==> flow/design.v <==
module mcs_bridge(
  input  [31:0] io_io_address,
  input         io_io_addr_strobe,
  input  [31:0] io_io_write_data,
  input         io_io_write_strobe,
  input  [3:0]  io_io_byte_enable,
  output [31:0] io_io_read_data,
  input         io_io_read_strobe,
  output        io_fp_video_cs,
                io_fp_mmio_cs,
                io_fp_write,
                io_fp_read,
  output [20:0] io_fp_addr,
  output [31:0] io_fp_wr_data,
  input  [31:0] io_fp_rd_data
);
  wire mcs_bridge_enable = io_io_address[31:24] == 8'hC0;
  assign io_io_read_data = io_fp_rd_data;
  assign io_fp_video_cs = mcs_bridge_enable & io_io_address[23];
  assign io_fp_mmio_cs = mcs_bridge_enable & ~(io_io_address[23]);
  assign io_fp_write = io_io_write_strobe;
  assign io_fp_read = io_io_read_strobe;
  assign io_fp_addr = io_io_address[22:2];
  assign io_fp_wr_data = io_io_write_data;
endmodule
module mmio_controller(
  input               io_fp_video_cs,
                      io_fp_mmio_cs,
                      io_fp_write,
                      io_fp_read,
  input  [20:0]       io_fp_addr,
  input  [31:0]       io_fp_wr_data,
  output [31:0]       io_fp_rd_data,
  output [63:0]       io_slot_cs,
  output [63:0][4:0]  io_slot_reg_addr,
  output [63:0][31:0] io_slot_write_data,
  output [63:0]       io_slot_write,
  input  [63:0][31:0] io_slot_read_data,
  output [63:0]       io_slot_read
);
  assign io_fp_rd_data = io_fp_read ? io_slot_read_data[io_fp_addr[10:5]] : 32'h0;
  assign io_slot_cs = io_fp_mmio_cs ? 64'h1 << io_fp_addr[10:5] : 64'h0;
  assign io_slot_reg_addr = {64{io_fp_addr[4:0]}};
  assign io_slot_write_data = {64{io_fp_wr_data}};
  assign io_slot_write = {64{io_fp_write}};
  assign io_slot_read = {64{io_fp_read}};
endmodule
module GPO(
  input                                          clock,
                                                 reset,
  input  [4:0]                                   slot_io_address,
  output [31:0]                                  slot_io_rd_data,
  input  [31:0]                                  slot_io_wr_data,
  input                                          slot_io_read,
                                                 slot_io_write,
                                                 slot_io_cs,
  output [15:0]                                  io
);
  reg [15:0] buf_gpo;
  always @(posedge clock) begin
    if (reset)
      buf_gpo <= 16'h0;
    else if (slot_io_write & slot_io_cs)
      buf_gpo <= slot_io_wr_data[15:0];
  end  
  assign slot_io_rd_data = {16'h0, buf_gpo};
  assign io = buf_gpo;
endmodule
module GPI(
  input         clock,
                reset,
  input  [4:0]  slot_io_address,
  output [31:0] slot_io_rd_data,
  input  [31:0] slot_io_wr_data,
  input         slot_io_read,
                slot_io_write,
                slot_io_cs,
  input  [15:0] io_data_in
);
  reg [31:0] buf_in;
  always @(posedge clock) begin
    if (reset)
      buf_in <= 32'h0;
    else
      buf_in <= {16'h0, io_data_in};
  end  
  assign slot_io_rd_data = buf_in;
endmodule
module timer(
  input         clock,
                reset,
  input  [4:0]  slot_io_address,
  output [31:0] slot_io_rd_data,
  input  [31:0] slot_io_wr_data,
  input         slot_io_read,
                slot_io_write,
                slot_io_cs
);
  reg [63:0] count;
  reg [31:0] config_reg;
  wire        wr_en = slot_io_write & slot_io_cs;
  always @(posedge clock) begin
    if (reset) begin
      count <= 64'h0;
      config_reg <= 32'h0;
    end
    else begin
      if (config_reg[0])
        count <= 64'h0;
      else if (wr_en & slot_io_address == 5'h1)
        count[31:0] <= slot_io_wr_data;
      else if (wr_en & slot_io_address == 5'h2)
        count[63:32] <= slot_io_wr_data;
      else if (config_reg[1])
        count <= count + 64'h1;
      if (slot_io_write & slot_io_cs & ~(|slot_io_address))
        config_reg <= slot_io_wr_data;
    end
  end  
  assign slot_io_rd_data =
    (|slot_io_address)
      ? (slot_io_address == 5'h1
           ? count[31:0]
           : slot_io_address == 5'h2 ? count[63:32] : 32'h0)
      : config_reg;
endmodule
module SevSegDisplay(
  input         clock,
                reset,
                io_enable_7seg,
  input  [31:0] io_display_data,
  output [7:0]  io_anode_select,
  output [6:0]  io_segs
);
  reg  [15:0]      anode_prescaler_c_value;
  reg  [2:0]       count;
  wire [7:0]       _GEN = io_enable_7seg ? ~(8'h1 << count) : 8'h1;
  wire [3:0]       digit =
    _GEN == 8'hFE
      ? io_display_data[3:0]
      : _GEN == 8'hFD
          ? io_display_data[7:4]
          : _GEN == 8'hFB
              ? io_display_data[11:8]
              : _GEN == 8'hF7
                  ? io_display_data[15:12]
                  : _GEN == 8'hEF
                      ? io_display_data[19:16]
                      : _GEN == 8'hDF
                          ? io_display_data[23:20]
                          : _GEN == 8'hBF
                              ? io_display_data[27:24]
                              : _GEN == 8'h7F ? io_display_data[31:28] : 4'h0;
  wire [6:0]       _GEN_0 = {3'h0, digit != 4'hE, 3'h6};
  wire [15:0][6:0] _GEN_1 =
    {{_GEN_0},
     {_GEN_0},
     {7'h21},
     {7'h46},
     {7'h3},
     {7'h8},
     {7'h10},
     {7'h0},
     {7'h78},
     {7'h2},
     {7'h12},
     {7'h19},
     {7'h30},
     {7'h24},
     {7'h79},
     {7'h40}};
  wire             anode_prescaler_wrap_wrap = anode_prescaler_c_value == 16'h9C3F;
  always @(posedge clock) begin
    if (reset) begin
      anode_prescaler_c_value <= 16'h0;
      count <= 3'h0;
    end
    else if (reset) begin
      anode_prescaler_c_value <= 16'h0;
      count <= 3'h0;
    end
    else begin
      if (io_enable_7seg) begin
        if (anode_prescaler_wrap_wrap)
          anode_prescaler_c_value <= 16'h0;
        else
          anode_prescaler_c_value <= anode_prescaler_c_value + 16'h1;
      end
      if (~reset & io_enable_7seg & anode_prescaler_wrap_wrap)
        count <= count + 3'h1;
    end
  end  
  assign io_anode_select = _GEN;
  assign io_segs = _GEN_1[digit];
endmodule
module SevSegDisplay_core(
  input                                                               clock,
                                                                      reset,
  input  [4:0]                                                        slot_io_address,
  output [31:0]                                                       slot_io_rd_data,
  input  [31:0]                                                       slot_io_wr_data,
  input                                                               slot_io_read,
                                                                      slot_io_write,
                                                                      slot_io_cs,
  output [14:0]                                                       io
);
  wire [7:0]  _seg7_io_anode_select;
  wire [6:0]  _seg7_io_segs;
  reg  [31:0] config_reg;
  wire        _GEN = slot_io_address == 5'h0;
  reg  [31:0] display_data;
  wire        _GEN_0 = slot_io_address == 5'h1;
  wire        wr_en = slot_io_write & slot_io_cs;
  always @(posedge clock) begin
    if (reset) begin
      config_reg <= 32'h0;
      display_data <= 32'h0;
    end
    else begin
      if (_GEN & wr_en)
        config_reg <= slot_io_wr_data;
      if (_GEN_0 & wr_en)
        display_data <= slot_io_wr_data;
    end
  end  
  SevSegDisplay seg7 (
    .clock           (clock),
    .reset           (reset),
    .io_enable_7seg  (config_reg[0]),
    .io_display_data (display_data),
    .io_anode_select (_seg7_io_anode_select),
    .io_segs         (_seg7_io_segs)
  );
  assign slot_io_rd_data = _GEN_0 ? display_data : _GEN ? config_reg : 32'h0;
  assign io = {_seg7_io_anode_select, _seg7_io_segs};
endmodule
module mmio_subsystem(
  input         clock,
                reset,
                io_fp_video_cs,
                io_fp_mmio_cs,
                io_fp_write,
                io_fp_read,
  input  [20:0] io_fp_addr,
  input  [31:0] io_fp_wr_data,
  output [31:0] io_fp_rd_data,
  input  [15:0] io_data_in,
  output [15:0] io_data_out,
  output [7:0]  io_anode_assert,
  output [6:0]  io_segs
);
  wire [31:0]       _sevenSegDisplay_slot_io_rd_data;
  wire [14:0]       _sevenSegDisplay_io;
  wire [31:0]       _timer_slot_io_rd_data;
  wire [31:0]       _gpi_slot_io_rd_data;
  wire [31:0]       _gpo_slot_io_rd_data;
  wire [15:0]       _gpo_io;
  wire [63:0]       _mmioController_io_slot_cs;
  wire [63:0][4:0]  _mmioController_io_slot_reg_addr;
  wire [63:0][31:0] _mmioController_io_slot_write_data;
  wire [63:0]       _mmioController_io_slot_write;
  wire [63:0]       _mmioController_io_slot_read;
  mmio_controller mmioController (
    .io_fp_video_cs     (io_fp_video_cs),
    .io_fp_mmio_cs      (io_fp_mmio_cs),
    .io_fp_write        (io_fp_write),
    .io_fp_read         (io_fp_read),
    .io_fp_addr         (io_fp_addr),
    .io_fp_wr_data      (io_fp_wr_data),
    .io_fp_rd_data      (io_fp_rd_data),
    .io_slot_cs         (_mmioController_io_slot_cs),
    .io_slot_reg_addr   (_mmioController_io_slot_reg_addr),
    .io_slot_write_data (_mmioController_io_slot_write_data),
    .io_slot_write      (_mmioController_io_slot_write),
    .io_slot_read_data
      ({{32'hFFFFFFFF},
        {32'hFFFFFFFF},
        {32'hFFFFFFFF},
        {32'hFFFFFFFF},
        {32'hFFFFFFFF},
        {32'hFFFFFFFF},
        {32'hFFFFFFFF},
        {32'hFFFFFFFF},
        {32'hFFFFFFFF},
        {32'hFFFFFFFF},
        {32'hFFFFFFFF},
        {32'hFFFFFFFF},
        {32'hFFFFFFFF},
        {32'hFFFFFFFF},
        {32'hFFFFFFFF},
        {32'hFFFFFFFF},
        {32'hFFFFFFFF},
        {32'hFFFFFFFF},
        {32'hFFFFFFFF},
        {32'hFFFFFFFF},
        {32'hFFFFFFFF},
        {32'hFFFFFFFF},
        {32'hFFFFFFFF},
        {32'hFFFFFFFF},
        {32'hFFFFFFFF},
        {32'hFFFFFFFF},
        {32'hFFFFFFFF},
        {32'hFFFFFFFF},
        {32'hFFFFFFFF},
        {32'hFFFFFFFF},
        {32'hFFFFFFFF},
        {32'hFFFFFFFF},
        {32'hFFFFFFFF},
        {32'hFFFFFFFF},
        {32'hFFFFFFFF},
        {32'hFFFFFFFF},
        {32'hFFFFFFFF},
        {32'hFFFFFFFF},
        {32'hFFFFFFFF},
        {32'hFFFFFFFF},
        {32'hFFFFFFFF},
        {32'hFFFFFFFF},
        {32'hFFFFFFFF},
        {32'hFFFFFFFF},
        {32'hFFFFFFFF},
        {32'hFFFFFFFF},
        {32'hFFFFFFFF},
        {32'hFFFFFFFF},
        {32'hFFFFFFFF},
        {32'hFFFFFFFF},
        {32'hFFFFFFFF},
        {32'hFFFFFFFF},
        {32'hFFFFFFFF},
        {32'hFFFFFFFF},
        {32'hFFFFFFFF},
        {32'hFFFFFFFF},
        {32'hFFFFFFFF},
        {32'hFFFFFFFF},
        {32'hFFFFFFFF},
        {32'hFFFFFFFF},
        {_sevenSegDisplay_slot_io_rd_data},
        {_timer_slot_io_rd_data},
        {_gpi_slot_io_rd_data},
        {_gpo_slot_io_rd_data}}),
    .io_slot_read       (_mmioController_io_slot_read)
  );
  GPO gpo (
    .clock           (clock),
    .reset           (reset),
    .slot_io_address (_mmioController_io_slot_reg_addr[6'h0]),
    .slot_io_rd_data (_gpo_slot_io_rd_data),
    .slot_io_wr_data (_mmioController_io_slot_write_data[6'h0]),
    .slot_io_read    (_mmioController_io_slot_read[0]),
    .slot_io_write   (_mmioController_io_slot_write[0]),
    .slot_io_cs      (_mmioController_io_slot_cs[0]),
    .io              (_gpo_io)
  );
  GPI gpi (
    .clock           (clock),
    .reset           (reset),
    .slot_io_address (_mmioController_io_slot_reg_addr[6'h1]),
    .slot_io_rd_data (_gpi_slot_io_rd_data),
    .slot_io_wr_data (_mmioController_io_slot_write_data[6'h1]),
    .slot_io_read    (_mmioController_io_slot_read[1]),
    .slot_io_write   (_mmioController_io_slot_write[1]),
    .slot_io_cs      (_mmioController_io_slot_cs[1]),
    .io_data_in      (io_data_in)
  );
  timer timer (
    .clock           (clock),
    .reset           (reset),
    .slot_io_address (_mmioController_io_slot_reg_addr[6'h2]),
    .slot_io_rd_data (_timer_slot_io_rd_data),
    .slot_io_wr_data (_mmioController_io_slot_write_data[6'h2]),
    .slot_io_read    (_mmioController_io_slot_read[2]),
    .slot_io_write   (_mmioController_io_slot_write[2]),
    .slot_io_cs      (_mmioController_io_slot_cs[2])
  );
  SevSegDisplay_core sevenSegDisplay (
    .clock           (clock),
    .reset           (reset),
    .slot_io_address (_mmioController_io_slot_reg_addr[6'h3]),
    .slot_io_rd_data (_sevenSegDisplay_slot_io_rd_data),
    .slot_io_wr_data (_mmioController_io_slot_write_data[6'h3]),
    .slot_io_read    (_mmioController_io_slot_read[3]),
    .slot_io_write   (_mmioController_io_slot_write[3]),
    .slot_io_cs      (_mmioController_io_slot_cs[3]),
    .io              (_sevenSegDisplay_io)
  );
  assign io_data_out = _gpo_io;
  assign io_anode_assert = _sevenSegDisplay_io[14:7];
  assign io_segs = _sevenSegDisplay_io[6:0];
endmodule
module Top(
  input         clock,
                reset,
  input  [31:0] io_address,
  input         io_addr_strobe,
  input  [31:0] io_write_data,
  input         io_write_strobe,
  input  [3:0]  io_byte_enable,
  input         io_read_strobe,
  output [31:0] io_read_data,
  input  [15:0] sw,
  output [15:0] led,
  output [7:0]  anode_assert,
  output [6:0]  segs
);
  wire [31:0] _mmioSubsystem_io_fp_rd_data;
  wire        _mcsBridge_io_fp_video_cs;
  wire        _mcsBridge_io_fp_mmio_cs;
  wire        _mcsBridge_io_fp_write;
  wire        _mcsBridge_io_fp_read;
  wire [20:0] _mcsBridge_io_fp_addr;
  wire [31:0] _mcsBridge_io_fp_wr_data;
  mcs_bridge mcsBridge (
    .io_io_address      (io_address),
    .io_io_addr_strobe  (io_addr_strobe),
    .io_io_write_data   (io_write_data),
    .io_io_write_strobe (io_write_strobe),
    .io_io_byte_enable  (io_byte_enable),
    .io_io_read_data    (io_read_data),
    .io_io_read_strobe  (io_read_strobe),
    .io_fp_video_cs     (_mcsBridge_io_fp_video_cs),
    .io_fp_mmio_cs      (_mcsBridge_io_fp_mmio_cs),
    .io_fp_write        (_mcsBridge_io_fp_write),
    .io_fp_read         (_mcsBridge_io_fp_read),
    .io_fp_addr         (_mcsBridge_io_fp_addr),
    .io_fp_wr_data      (_mcsBridge_io_fp_wr_data),
    .io_fp_rd_data      (_mmioSubsystem_io_fp_rd_data)
  );
  mmio_subsystem mmioSubsystem (
    .clock           (clock),
    .reset           (reset),
    .io_fp_video_cs  (_mcsBridge_io_fp_video_cs),
    .io_fp_mmio_cs   (_mcsBridge_io_fp_mmio_cs),
    .io_fp_write     (_mcsBridge_io_fp_write),
    .io_fp_read      (_mcsBridge_io_fp_read),
    .io_fp_addr      (_mcsBridge_io_fp_addr),
    .io_fp_wr_data   (_mcsBridge_io_fp_wr_data),
    .io_fp_rd_data   (_mmioSubsystem_io_fp_rd_data),
    .io_data_in      (sw),
    .io_data_out     (led),
    .io_anode_assert (anode_assert),
    .io_segs         (segs)
  );
endmodule
Hand-over note for Top

Step by step through the tools: Top
Each step is given for the RTL above and for the edited RTL.
"before" refers to lines of the RTL above, "after" to lines of the edited file.
"delta": "after" minus "before" as printed here. "rel_change_pct": 100 x difference / "before".
Operators: Yosys type, input widths -> output width; for muxes data width and select width s.
Cell names lack the library's common part.
{"block": "design", "design": "Top", "clk_port": "clock", "lib": "sky130hd", "corner": "tt_025C_1v80"}

Diff
The edit as a unified diff against the file above.
This change comes from a script, not from a designer. The edited design behaves differently; no optimisation was intended.
begin of diff
@@ -113,5 +113,5 @@
         count[63:32] <= slot_io_wr_data;
       else if (config_reg[1])
-        count <= count + 64'h1;
+        count <= count - 64'h1;
       if (slot_io_write & slot_io_cs & ~(|slot_io_address))
         config_reg <= slot_io_wr_data;
end of diff

After elaboration
Counts by Yosys on the flattened word-level netlist (proc, flatten, opt, wreduce; memories kept). Register bits leave out memories and registers merged into their read ports (data or address). Print and check cells are left out. Cells with the same type and inputs are merged into one.
{"block": "classes", "item": "n_eq", "before": 14, "after": 14, "delta": 0, "rel_change_pct": 0.00}
{"block": "classes", "item": "multipliers", "before": 1, "after": 1, "delta": 0, "rel_change_pct": 0.00}
{"block": "classes", "item": "reduce_and_logical", "before": 7, "after": 7, "delta": 0, "rel_change_pct": 0.00}
{"block": "classes", "item": "n_logic", "before": 16, "after": 16, "delta": 0, "rel_change_pct": 0.00}
{"block": "classes", "item": "n_mux", "before": 22, "after": 22, "delta": 0, "rel_change_pct": 0.00}
{"block": "classes", "item": "n_shift", "before": 4, "after": 4, "delta": 0, "rel_change_pct": 0.00}
{"block": "classes", "item": "addsub", "before": 3, "after": 3, "delta": 0, "rel_change_pct": 0.00}
{"block": "op_table", "operator": "$add 64x1->64 const B", "before": 1, "after": 0, "delta": -1, "rel_change_pct": -100.00}
{"block": "op_table", "operator": "$sub 64x1->64 const B", "before": 0, "after": 1, "delta": 1}
{"block": "op_table", "operator": "$and 1x1->1", "before": 11, "after": 11, "delta": 0, "rel_change_pct": 0.00}
{"block": "op_table", "operator": "$mux 32", "before": 11, "after": 11, "delta": 0, "rel_change_pct": 0.00}
{"block": "op_table", "operator": "$mux 4", "before": 9, "after": 9, "delta": 0, "rel_change_pct": 0.00}
{"block": "op_table", "operator": "$eq 8x8->1 const B", "before": 8, "after": 8, "delta": 0, "rel_change_pct": 0.00}
{"block": "op_table", "operator": "$not 1->1", "before": 4, "after": 4, "delta": 0, "rel_change_pct": 0.00}
{"block": "op_table", "operator": "$reduce_and 2->1", "before": 2, "after": 2, "delta": 0, "rel_change_pct": 0.00}
{"block": "op_table", "operator": "$reduce_bool 2->1", "before": 2, "after": 2, "delta": 0, "rel_change_pct": 0.00}
{"block": "op_table", "operator": "$add 16x1->16 const B", "before": 1, "after": 1, "delta": 0, "rel_change_pct": 0.00}
{"block": "op_table", "operator": "$add 3x1->3 const B", "before": 1, "after": 1, "delta": 0, "rel_change_pct": 0.00}
{"block": "op_table", "operator": "$eq 16x16->1 const B", "before": 1, "after": 1, "delta": 0, "rel_change_pct": 0.00}
{"block": "op_table", "operator": "$eq 5x1->1 const B", "before": 1, "after": 1, "delta": 0, "rel_change_pct": 0.00}
{"block": "op_table", "operator": "$eq 5x2->1 const B", "before": 1, "after": 1, "delta": 0, "rel_change_pct": 0.00}
{"block": "op_table", "operator": "$eq 8x7->1 const B", "before": 1, "after": 1, "delta": 0, "rel_change_pct": 0.00}
{"block": "op_table", "operator": "$logic_not 5->1", "before": 1, "after": 1, "delta": 0, "rel_change_pct": 0.00}
{"block": "op_table", "operator": "$mul 4x3->7 const B", "before": 1, "after": 1, "delta": 0, "rel_change_pct": 0.00}
{"block": "op_table", "operator": "$mux 16", "before": 1, "after": 1, "delta": 0, "rel_change_pct": 0.00}
{"block": "op_table", "operator": "$mux 8", "before": 1, "after": 1, "delta": 0, "rel_change_pct": 0.00}
{"block": "op_table", "operator": "$ne 2x2->1 const B", "before": 1, "after": 1, "delta": 0, "rel_change_pct": 0.00}
{"block": "op_table", "operator": "$ne 4x4->1 const B", "before": 1, "after": 1, "delta": 0, "rel_change_pct": 0.00}
{"block": "op_table", "operator": "$not 8->8", "before": 1, "after": 1, "delta": 0, "rel_change_pct": 0.00}
{"block": "op_table", "operator": "$reduce_or 2->1", "before": 1, "after": 1, "delta": 0, "rel_change_pct": 0.00}
{"block": "op_table", "operator": "$reduce_or 5->1", "before": 1, "after": 1, "delta": 0, "rel_change_pct": 0.00}
{"block": "op_table", "operator": "$shiftx 112x32->7", "before": 1, "after": 1, "delta": 0, "rel_change_pct": 0.00}
{"block": "op_table", "operator": "$shiftx 2048x12->32", "before": 1, "after": 1, "delta": 0, "rel_change_pct": 0.00}
{"block": "op_table", "operator": "$shl 1x3->8 const A", "before": 1, "after": 1, "delta": 0, "rel_change_pct": 0.00}
{"block": "op_table", "operator": "$shl 1x6->4 const A", "before": 1, "after": 1, "delta": 0, "rel_change_pct": 0.00}
{"block": "word_totals", "item": "output_inout_bits", "before": 63, "after": 63, "delta": 0, "rel_change_pct": 0.00}
{"block": "word_totals", "item": "input_bits", "before": 89, "after": 89, "delta": 0, "rel_change_pct": 0.00}
{"block": "word_totals", "item": "elab_cells", "before": 77, "after": 77, "delta": 0, "rel_change_pct": 0.00}
{"block": "word_totals", "item": "ff_bits", "before": 227, "after": 227, "delta": 0, "rel_change_pct": 0.00}

Depth
Longest topological path by Yosys (ltp), each cell counted once; first at word level (registers and memories cut), then after technology mapping (sequential cells cut; the memories' decode and read muxes count).
{"block": "depth", "item": "word_depth", "before": 14, "after": 14, "delta": 0, "rel_change_pct": 0.00}
{"block": "depth", "item": "ABC_AREA", "before": "0", "after": "0"}
{"block": "depth", "item": "ltp_mapped", "before": 14, "after": 13, "delta": -1, "rel_change_pct": -7.14}
{"block": "depth", "item": "mapped_depth_nobuf", "before": 13, "after": 12, "delta": -1, "rel_change_pct": -7.69}

Mapped cells and area
Source: synth_stat.txt of the flow (Yosys; design flattened, memories mapped). It holds for the ABC_AREA given above (unset counts as 0); a run with the other value may have another netlist.
{"block": "mapped", "item": "cells", "before": 1558, "after": 1514, "delta": -44, "rel_change_pct": -2.82}
{"block": "mapped", "item": "n_buf", "before": 123, "after": 110, "delta": -13, "rel_change_pct": -10.57}
{"block": "mapped", "item": "yosys_area_mm2", "before": 0.011695, "after": 0.0114034, "delta": -0.0002916, "rel_change_pct": -2.49}
{"block": "mapped", "item": "flip_flops", "before": 211, "after": 211, "delta": 0, "rel_change_pct": 0.00}
{"block": "mapped", "item": "seqArea_mm2", "before": 0.0042241, "after": 0.0042241, "delta": 0.0000000, "rel_change_pct": 0.00}
{"block": "by_type", "cell_type": "nand4_1", "before": 38, "after": 20, "delta": -18, "rel_change_pct": -47.37}
{"block": "by_type", "cell_type": "xnor2_1", "before": 19, "after": 36, "delta": 17, "rel_change_pct": 89.47}
{"block": "by_type", "cell_type": "nand3_1", "before": 62, "after": 46, "delta": -16, "rel_change_pct": -25.81}
{"block": "by_type", "cell_type": "nor3_1", "before": 26, "after": 42, "delta": 16, "rel_change_pct": 61.54}
{"block": "by_type", "cell_type": "and3_1", "before": 25, "after": 11, "delta": -14, "rel_change_pct": -56.00}
{"block": "by_type", "cell_type": "and4_1", "before": 15, "after": 1, "delta": -14, "rel_change_pct": -93.33}
{"block": "by_type", "cell_type": "xor2_1", "before": 27, "after": 14, "delta": -13, "rel_change_pct": -48.15}
{"block": "by_type", "cell_type": "nand2_1", "before": 331, "after": 343, "delta": 12, "rel_change_pct": 3.63}
{"block": "by_type", "cell_type": "a31oi_1", "before": 17, "after": 6, "delta": -11, "rel_change_pct": -64.71}
{"block": "by_type", "cell_type": "nor4_1", "before": 14, "after": 23, "delta": 9, "rel_change_pct": 64.29}
{"block": "by_type", "cell_type": "a22oi_1", "before": 13, "after": 4, "delta": -9, "rel_change_pct": -69.23}
{"block": "by_type", "cell_type": "or3_1", "before": 6, "after": 15, "delta": 9, "rel_change_pct": 150.00}
{"block": "by_type", "cell_type": "clkbuf_1", "before": 106, "after": 98, "delta": -8, "rel_change_pct": -7.55}
{"block": "by_type", "cell_type": "buf_2", "before": 9, "after": 2, "delta": -7, "rel_change_pct": -77.78}
{"block": "by_type", "cell_type": "o21ai_0", "before": 73, "after": 67, "delta": -6, "rel_change_pct": -8.22}
{"block": "by_type", "cell_type": "nor2b_1", "before": 28, "after": 23, "delta": -5, "rel_change_pct": -17.86}
{"block": "by_type", "cell_type": "a22o_1", "before": 17, "after": 22, "delta": 5, "rel_change_pct": 29.41}
{"block": "by_type", "cell_type": "o21a_1", "before": 17, "after": 22, "delta": 5, "rel_change_pct": 29.41}
The list need not be complete.
The figures by module come from a second, unflattened synthesis with its own total; it is not the netlist above.
{"block": "unflattened", "item": "hier_cells", "before": 5304, "after": 5256, "delta": -48, "rel_change_pct": -0.90}
{"block": "unflattened", "item": "hier_area_mm2", "before": 0.0478734, "after": 0.0476032, "delta": -0.0002702, "rel_change_pct": -0.56}
Rows give one instance, submodules left out.
{"block": "by_module_before", "mod": "mmio_controller", "mod_area_mm2": 0.0348759, "instances": 1, "n_cells": 3740, "seq_area_mm2": 0}
{"block": "by_module_before", "mod": "timer", "mod_area_mm2": 0.0059182, "instances": 1, "n_cells": 805, "seq_area_mm2": 0.0019218}
{"block": "by_module_before", "mod": "SevSegDisplay_core", "mod_area_mm2": 0.0029804, "instances": 1, "n_cells": 288, "seq_area_mm2": 0.0012812}
{"block": "by_module_before", "mod": "SevSegDisplay", "mod_area_mm2": 0.0018443, "instances": 1, "n_cells": 223, "seq_area_mm2": 0.0003804}
{"block": "by_module_before", "mod": "GPO", "mod_area_mm2": 0.0009772, "instances": 1, "n_cells": 105, "seq_area_mm2": 0.0003203}
{"block": "by_module_before", "mod": "mcs_bridge", "mod_area_mm2": 0.0006857, "instances": 1, "n_cells": 92, "seq_area_mm2": 0}
{"block": "by_module_before", "mod": "GPI", "mod_area_mm2": 0.0005881, "instances": 1, "n_cells": 50, "seq_area_mm2": 0.0003203}
{"block": "by_module_before", "mod": "mmio_subsystem", "mod_area_mm2": 0.0000038, "instances": 1, "n_cells": 1, "seq_area_mm2": 0}
{"block": "by_module_before", "mod": "Top", "mod_area_mm2": 0, "instances": 1, "n_cells": 0, "seq_area_mm2": 0}
{"block": "by_module_after", "mod": "mmio_controller", "mod_area_mm2": 0.0348759, "instances": 1, "n_cells": 3740, "seq_area_mm2": 0}
{"block": "by_module_after", "mod": "timer", "mod_area_mm2": 0.0056479, "instances": 1, "n_cells": 757, "seq_area_mm2": 0.0019218}
{"block": "by_module_after", "mod": "SevSegDisplay_core", "mod_area_mm2": 0.0029804, "instances": 1, "n_cells": 288, "seq_area_mm2": 0.0012812}
{"block": "by_module_after", "mod": "SevSegDisplay", "mod_area_mm2": 0.0018443, "instances": 1, "n_cells": 223, "seq_area_mm2": 0.0003804}
{"block": "by_module_after", "mod": "GPO", "mod_area_mm2": 0.0009772, "instances": 1, "n_cells": 105, "seq_area_mm2": 0.0003203}
{"block": "by_module_after", "mod": "mcs_bridge", "mod_area_mm2": 0.0006857, "instances": 1, "n_cells": 92, "seq_area_mm2": 0}
{"block": "by_module_after", "mod": "GPI", "mod_area_mm2": 0.0005881, "instances": 1, "n_cells": 50, "seq_area_mm2": 0.0003203}
{"block": "by_module_after", "mod": "mmio_subsystem", "mod_area_mm2": 0.0000038, "instances": 1, "n_cells": 1, "seq_area_mm2": 0}
{"block": "by_module_after", "mod": "Top", "mod_area_mm2": 0, "instances": 1, "n_cells": 0, "seq_area_mm2": 0}

Timing after synthesis
Path of least setup slack by OpenSTA after synthesis, without wires, with an ideal clock, recovery checks aside; 20% of the period is set as input and as output delay. Where synthesis merged equal registers, the netlist keeps one of their names.
{"block": "synth_path", "item": "path_kind", "before": "register -> output", "after": "register -> output"}
{"block": "synth_path", "item": "startpoint", "before": "register mmioSubsystem.sevenSegDisplay.seg7.count[2]", "after": "register mmioSubsystem.sevenSegDisplay.seg7.count[2]"}
{"block": "synth_path", "item": "endpoint", "before": "output port segs[1]", "after": "output port segs[5]"}
{"block": "synth_path", "item": "t_required_ps", "before": 3600, "after": 3600, "delta": 0, "rel_change_pct": 0.00}
{"block": "synth_path", "item": "t_first_pin_ps", "before": 0, "after": 0, "delta": 0}
{"block": "synth_path", "item": "clock_period_ps", "before": 4500, "after": 4500, "delta": 0, "rel_change_pct": 0.00}
{"block": "synth_path", "item": "delay_ps", "before": 3260, "after": 3271, "delta": 11, "rel_change_pct": 0.34}
{"block": "synth_path", "item": "arrival_time_ps", "before": 3260, "after": 3271, "delta": 11, "rel_change_pct": 0.34}
{"block": "synth_path", "item": "setup_slack_ps", "before": 340, "after": 329, "delta": -11}
{"block": "synth_path", "item": "driving_pins", "before": 14, "after": 9, "delta": -5, "rel_change_pct": -35.71}
{"block": "synth_path", "item": "out_delay_ps", "before": 900, "after": 900, "delta": 0, "rel_change_pct": 0.00}
{"block": "synth_path", "item": "n_path_buf", "before": 1, "after": 0, "delta": -1, "rel_change_pct": -100.00}
{"block": "synth_path", "item": "period_less_setup_slack_ps", "before": 4160, "after": 4171, "delta": 11, "rel_change_pct": 0.26}
"delay_ps" = arrival - input delay + setup time.
At an output port there is no setup time.
"driving_pins" counts driving pins, that of a launching flip-flop among them; a cell with two outputs on the path counts twice.
"period_less_setup_slack_ps" is the clock period less the worst setup slack; recovery checks do not enter. This is arithmetic on one report: input and output delays are still those of the set period (20% each).
A register here has more assigning lines than the two given.
{"block": "synth_via_before", "path_cell_list": "dfxtp_1 > clkbuf_1 > inv_1 > ha_1 > nor4b_2 > nand3_1 > nand3_1 > nor3_1 > o32ai_1 > inv_1 > ha_1 > inv_1 > a21oi_1 > mux2_2"}
{"block": "synth_rtl_before", "item": "from (decl)", "line": 136, "rtl": "reg  [2:0]       count;"}
{"block": "synth_rtl_before", "item": "from (assign)", "line": 176, "rtl": "count <= 3'h0;"}
{"block": "synth_rtl_before", "item": "from (assign)", "line": 190, "rtl": "count <= count + 3'h1;"}
{"block": "synth_rtl_before", "item": "to (decl)", "line": 402, "rtl": "output [6:0]  segs"}
before: No chain of elaborated cells between the ends is given.
{"block": "synth_via_after", "path_cell_list": "dfxtp_1 > clkinv_1 > ha_1 > or4b_2 > nor4b_1 > a221o_1 > a31oi_1 > ha_1 > o311ai_0"}
{"block": "synth_rtl_after", "item": "from (decl)", "line": 136, "rtl": "reg  [2:0]       count;"}
{"block": "synth_rtl_after", "item": "from (assign)", "line": 176, "rtl": "count <= 3'h0;"}
{"block": "synth_rtl_after", "item": "from (assign)", "line": 190, "rtl": "count <= count + 3'h1;"}
{"block": "synth_rtl_after", "item": "to (decl)", "line": 402, "rtl": "output [6:0]  segs"}
after: No chain of elaborated cells between the ends is given.

Worst path after layout
Path of least setup slack in the final report of each run of set A (OpenROAD, finished layout, wires in). Where an end is a register, its clock arrival counts in the times.
The report prints the path's times to 10 ps; the period is as set.
{"block": "layout_path", "item": "path_kind", "before": "input -> output", "after": "input -> output"}
{"block": "layout_path", "item": "startpoint", "before": "input port io_address[6]", "after": "input port io_address[6]"}
{"block": "layout_path", "item": "endpoint", "before": "output port io_read_data[1]", "after": "output port io_read_data[22]"}
{"block": "layout_path", "item": "t_required_ps", "before": 3560, "after": 3560, "delta": 0, "rel_change_pct": 0.00}
{"block": "layout_path", "item": "input_delay_ps", "before": 890, "after": 890, "delta": 0, "rel_change_pct": 0.00}
{"block": "layout_path", "item": "out_delay_ps", "before": 890, "after": 890, "delta": 0, "rel_change_pct": 0.00}
{"block": "layout_path", "item": "t_first_pin_ps", "before": 890, "after": 890, "delta": 0, "rel_change_pct": 0.00}
{"block": "layout_path", "item": "clock_period_ps", "before": 4450, "after": 4450, "delta": 0, "rel_change_pct": 0.00}
{"block": "layout_path", "item": "n_path_buf", "before": 4, "after": 4, "delta": 0, "rel_change_pct": 0.00}
{"block": "layout_path", "item": "arrival_time_ps", "before": 3470, "after": 3460, "delta": -10, "rel_change_pct": -0.29}
{"block": "layout_path", "item": "driving_pins", "before": 9, "after": 10, "delta": 1, "rel_change_pct": 11.11}
{"block": "layout_path", "item": "setup_slack_ps", "before": 90, "after": 100, "delta": 10}
Between the ends stands the longest chain of elaborated cells between them, by number of cells; it is not shown to be the way that was timed. Of several equally long chains one is given.
A line is the first line of the expression or statement that the cell stems from. Yosys adds cells for indexed reads and writes and turns some case tables into memories.
{"block": "layout_via_before", "path_cell_list": "clkdlybuf4s50_1 > nor4_4 > buf_4 > and2_1 > a22oi_1 > buf_4 > mux4_2 > o21a_1 > clkdlybuf4s50_1", "elab_chain_len": 6, "cone_cells": 11, "cone_classes": "eq/ne: 2; shift: 1; mux: 6; reduce/logical: 2"}
{"block": "layout_rtl_before", "item": "from (decl)", "line": 392, "rtl": "input  [31:0] io_address,"}
{"block": "layout_rtl_before", "item": "$eq 5x2->1", "line": 124, "rtl": ": slot_io_address == 5'h2 ? count[63:32] : 32'h0)"}
{"block": "layout_rtl_before", "item": "$mux 32", "line": 124}
{"block": "layout_rtl_before", "item": "$mux 32", "line": 122, "rtl": "? (slot_io_address == 5'h1"}
{"block": "layout_rtl_before", "item": "$mux 32", "line": 121, "rtl": "(|slot_io_address)"}
{"block": "layout_rtl_before", "item": "$shiftx 2048x12->32", "line": 41, "rtl": "assign io_fp_rd_data = io_fp_read ? io_slot_read_data[io_fp_addr[10:5]] : 32'h0;"}
{"block": "layout_rtl_before", "item": "$mux 32", "line": 41}
{"block": "layout_rtl_before", "item": "to (decl)", "line": 398, "rtl": "output [31:0] io_read_data,"}
{"block": "layout_via_after", "path_cell_list": "clkdlybuf4s50_1 > nor3_1 > and3_2 > buf_12 > buf_12 > nand2_1 > a21oi_1 > o211ai_1 > a21boi_0 > clkdlybuf4s50_1", "elab_chain_len": 6, "cone_cells": 11, "cone_classes": "eq/ne: 2; shift: 1; mux: 6; reduce/logical: 2"}
{"block": "layout_rtl_after", "item": "from (decl)", "line": 392, "rtl": "input  [31:0] io_address,"}
{"block": "layout_rtl_after", "item": "$eq 5x2->1", "line": 124, "rtl": ": slot_io_address == 5'h2 ? count[63:32] : 32'h0)"}
{"block": "layout_rtl_after", "item": "$mux 32", "line": 124}
{"block": "layout_rtl_after", "item": "$mux 32", "line": 122, "rtl": "? (slot_io_address == 5'h1"}
{"block": "layout_rtl_after", "item": "$mux 32", "line": 121, "rtl": "(|slot_io_address)"}
{"block": "layout_rtl_after", "item": "$shiftx 2048x12->32", "line": 41, "rtl": "assign io_fp_rd_data = io_fp_read ? io_slot_read_data[io_fp_addr[10:5]] : 32'h0;"}
{"block": "layout_rtl_after", "item": "$mux 32", "line": 41}
{"block": "layout_rtl_after", "item": "to (decl)", "line": 398, "rtl": "output [31:0] io_read_data,"}

Flow runs
Both versions went through the flow (Yosys, OpenROAD) with the same settings in each pair. Constraints: input delay and output delay 20% of the set period each, output load 0.01 pF.
{"block": "flow_settings_set_A", "CORE_UTILIZATION": 40, "period_ns": 4.45, "CAP_MARGIN": 20, "CORE_MARGIN": 2, "SLEW_MARGIN": 20}
{"block": "results_set_A", "item": "yosys_chip_area_mm2", "before": 0.011695, "after": 0.0114034, "delta": -0.0002916, "rel_change_pct": -2.49}
{"block": "results_set_A", "item": "fin_tns_ps", "before": 0, "after": 0, "delta": 0}
{"block": "results_set_A", "item": "timing.achieved_period_ps", "before": 4363, "after": 4351, "delta": -12, "rel_change_pct": -0.28}
{"block": "results_set_A", "item": "finalCellArea_mm2", "before": 0.0147204, "after": 0.0142524, "delta": -0.0004680, "rel_change_pct": -3.18}
{"block": "results_set_A", "item": "utilization_pct", "before": 51.1, "after": 51.0, "delta": -0.1}
{"block": "results_set_A", "item": "holdWs_ps", "before": 452, "after": 450, "delta": -2}
{"block": "results_set_A", "item": "die_footprint_mm2", "before": 0.0306215, "after": 0.0298754, "delta": -0.0007461, "rel_change_pct": -2.44}
{"block": "results_set_A", "item": "totalPower_mw", "before": 4.440, "after": 4.203, "delta": -0.237, "rel_change_pct": -5.34}
{"block": "results_set_A", "item": "ws_setup_ps", "before": 87, "after": 99, "delta": 12}
{"block": "flow_settings_set_B", "ABC_AREA": 0, "CORE_MARGIN": 3, "CORE_UTILIZATION": 57, "MAX_ROUTING_LAYER": "met4", "MIN_ROUTING_LAYER": "met1", "PLACE_DENSITY": 0.73, "SLEW_MARGIN": 20, "period_ns": 4.11, "CAP_MARGIN": 20}
{"block": "results_set_B", "item": "yosys_chip_area_mm2", "before": 0.011695, "after": 0.0114034, "delta": -0.0002916, "rel_change_pct": -2.49}
{"block": "results_set_B", "item": "fin_tns_ps", "before": -210, "after": -92, "delta": 118}
{"block": "results_set_B", "item": "timing.achieved_period_ps", "before": 4166, "after": 4158, "delta": -8, "rel_change_pct": -0.19}
{"block": "results_set_B", "item": "finalCellArea_mm2", "before": 0.0150682, "after": 0.0146078, "delta": -0.0004604, "rel_change_pct": -3.06}
{"block": "results_set_B", "item": "utilization_pct", "before": 76.2, "after": 74.6, "delta": -1.6}
{"block": "results_set_B", "item": "holdWs_ps", "before": 453, "after": 452, "delta": -1}
{"block": "results_set_B", "item": "die_footprint_mm2", "before": 0.0222726, "after": 0.0217386, "delta": -0.0005340, "rel_change_pct": -2.40}
{"block": "results_set_B", "item": "totalPower_mw", "before": 4.551, "after": 4.605, "delta": 0.054, "rel_change_pct": 1.19}
{"block": "results_set_B", "item": "ws_setup_ps", "before": -56, "after": -48, "delta": 8}
By "timing.achieved_period_ps" is meant the clock period of the run minus its worst setup slack. This is arithmetic on one report: input and output delays are still those of the set period (20% each).
By "totalPower_mw" is meant OpenSTA's value without simulated activity: inputs other than the clock are taken to toggle once in ten clock periods, and the tool carries that through the logic.

End of note.
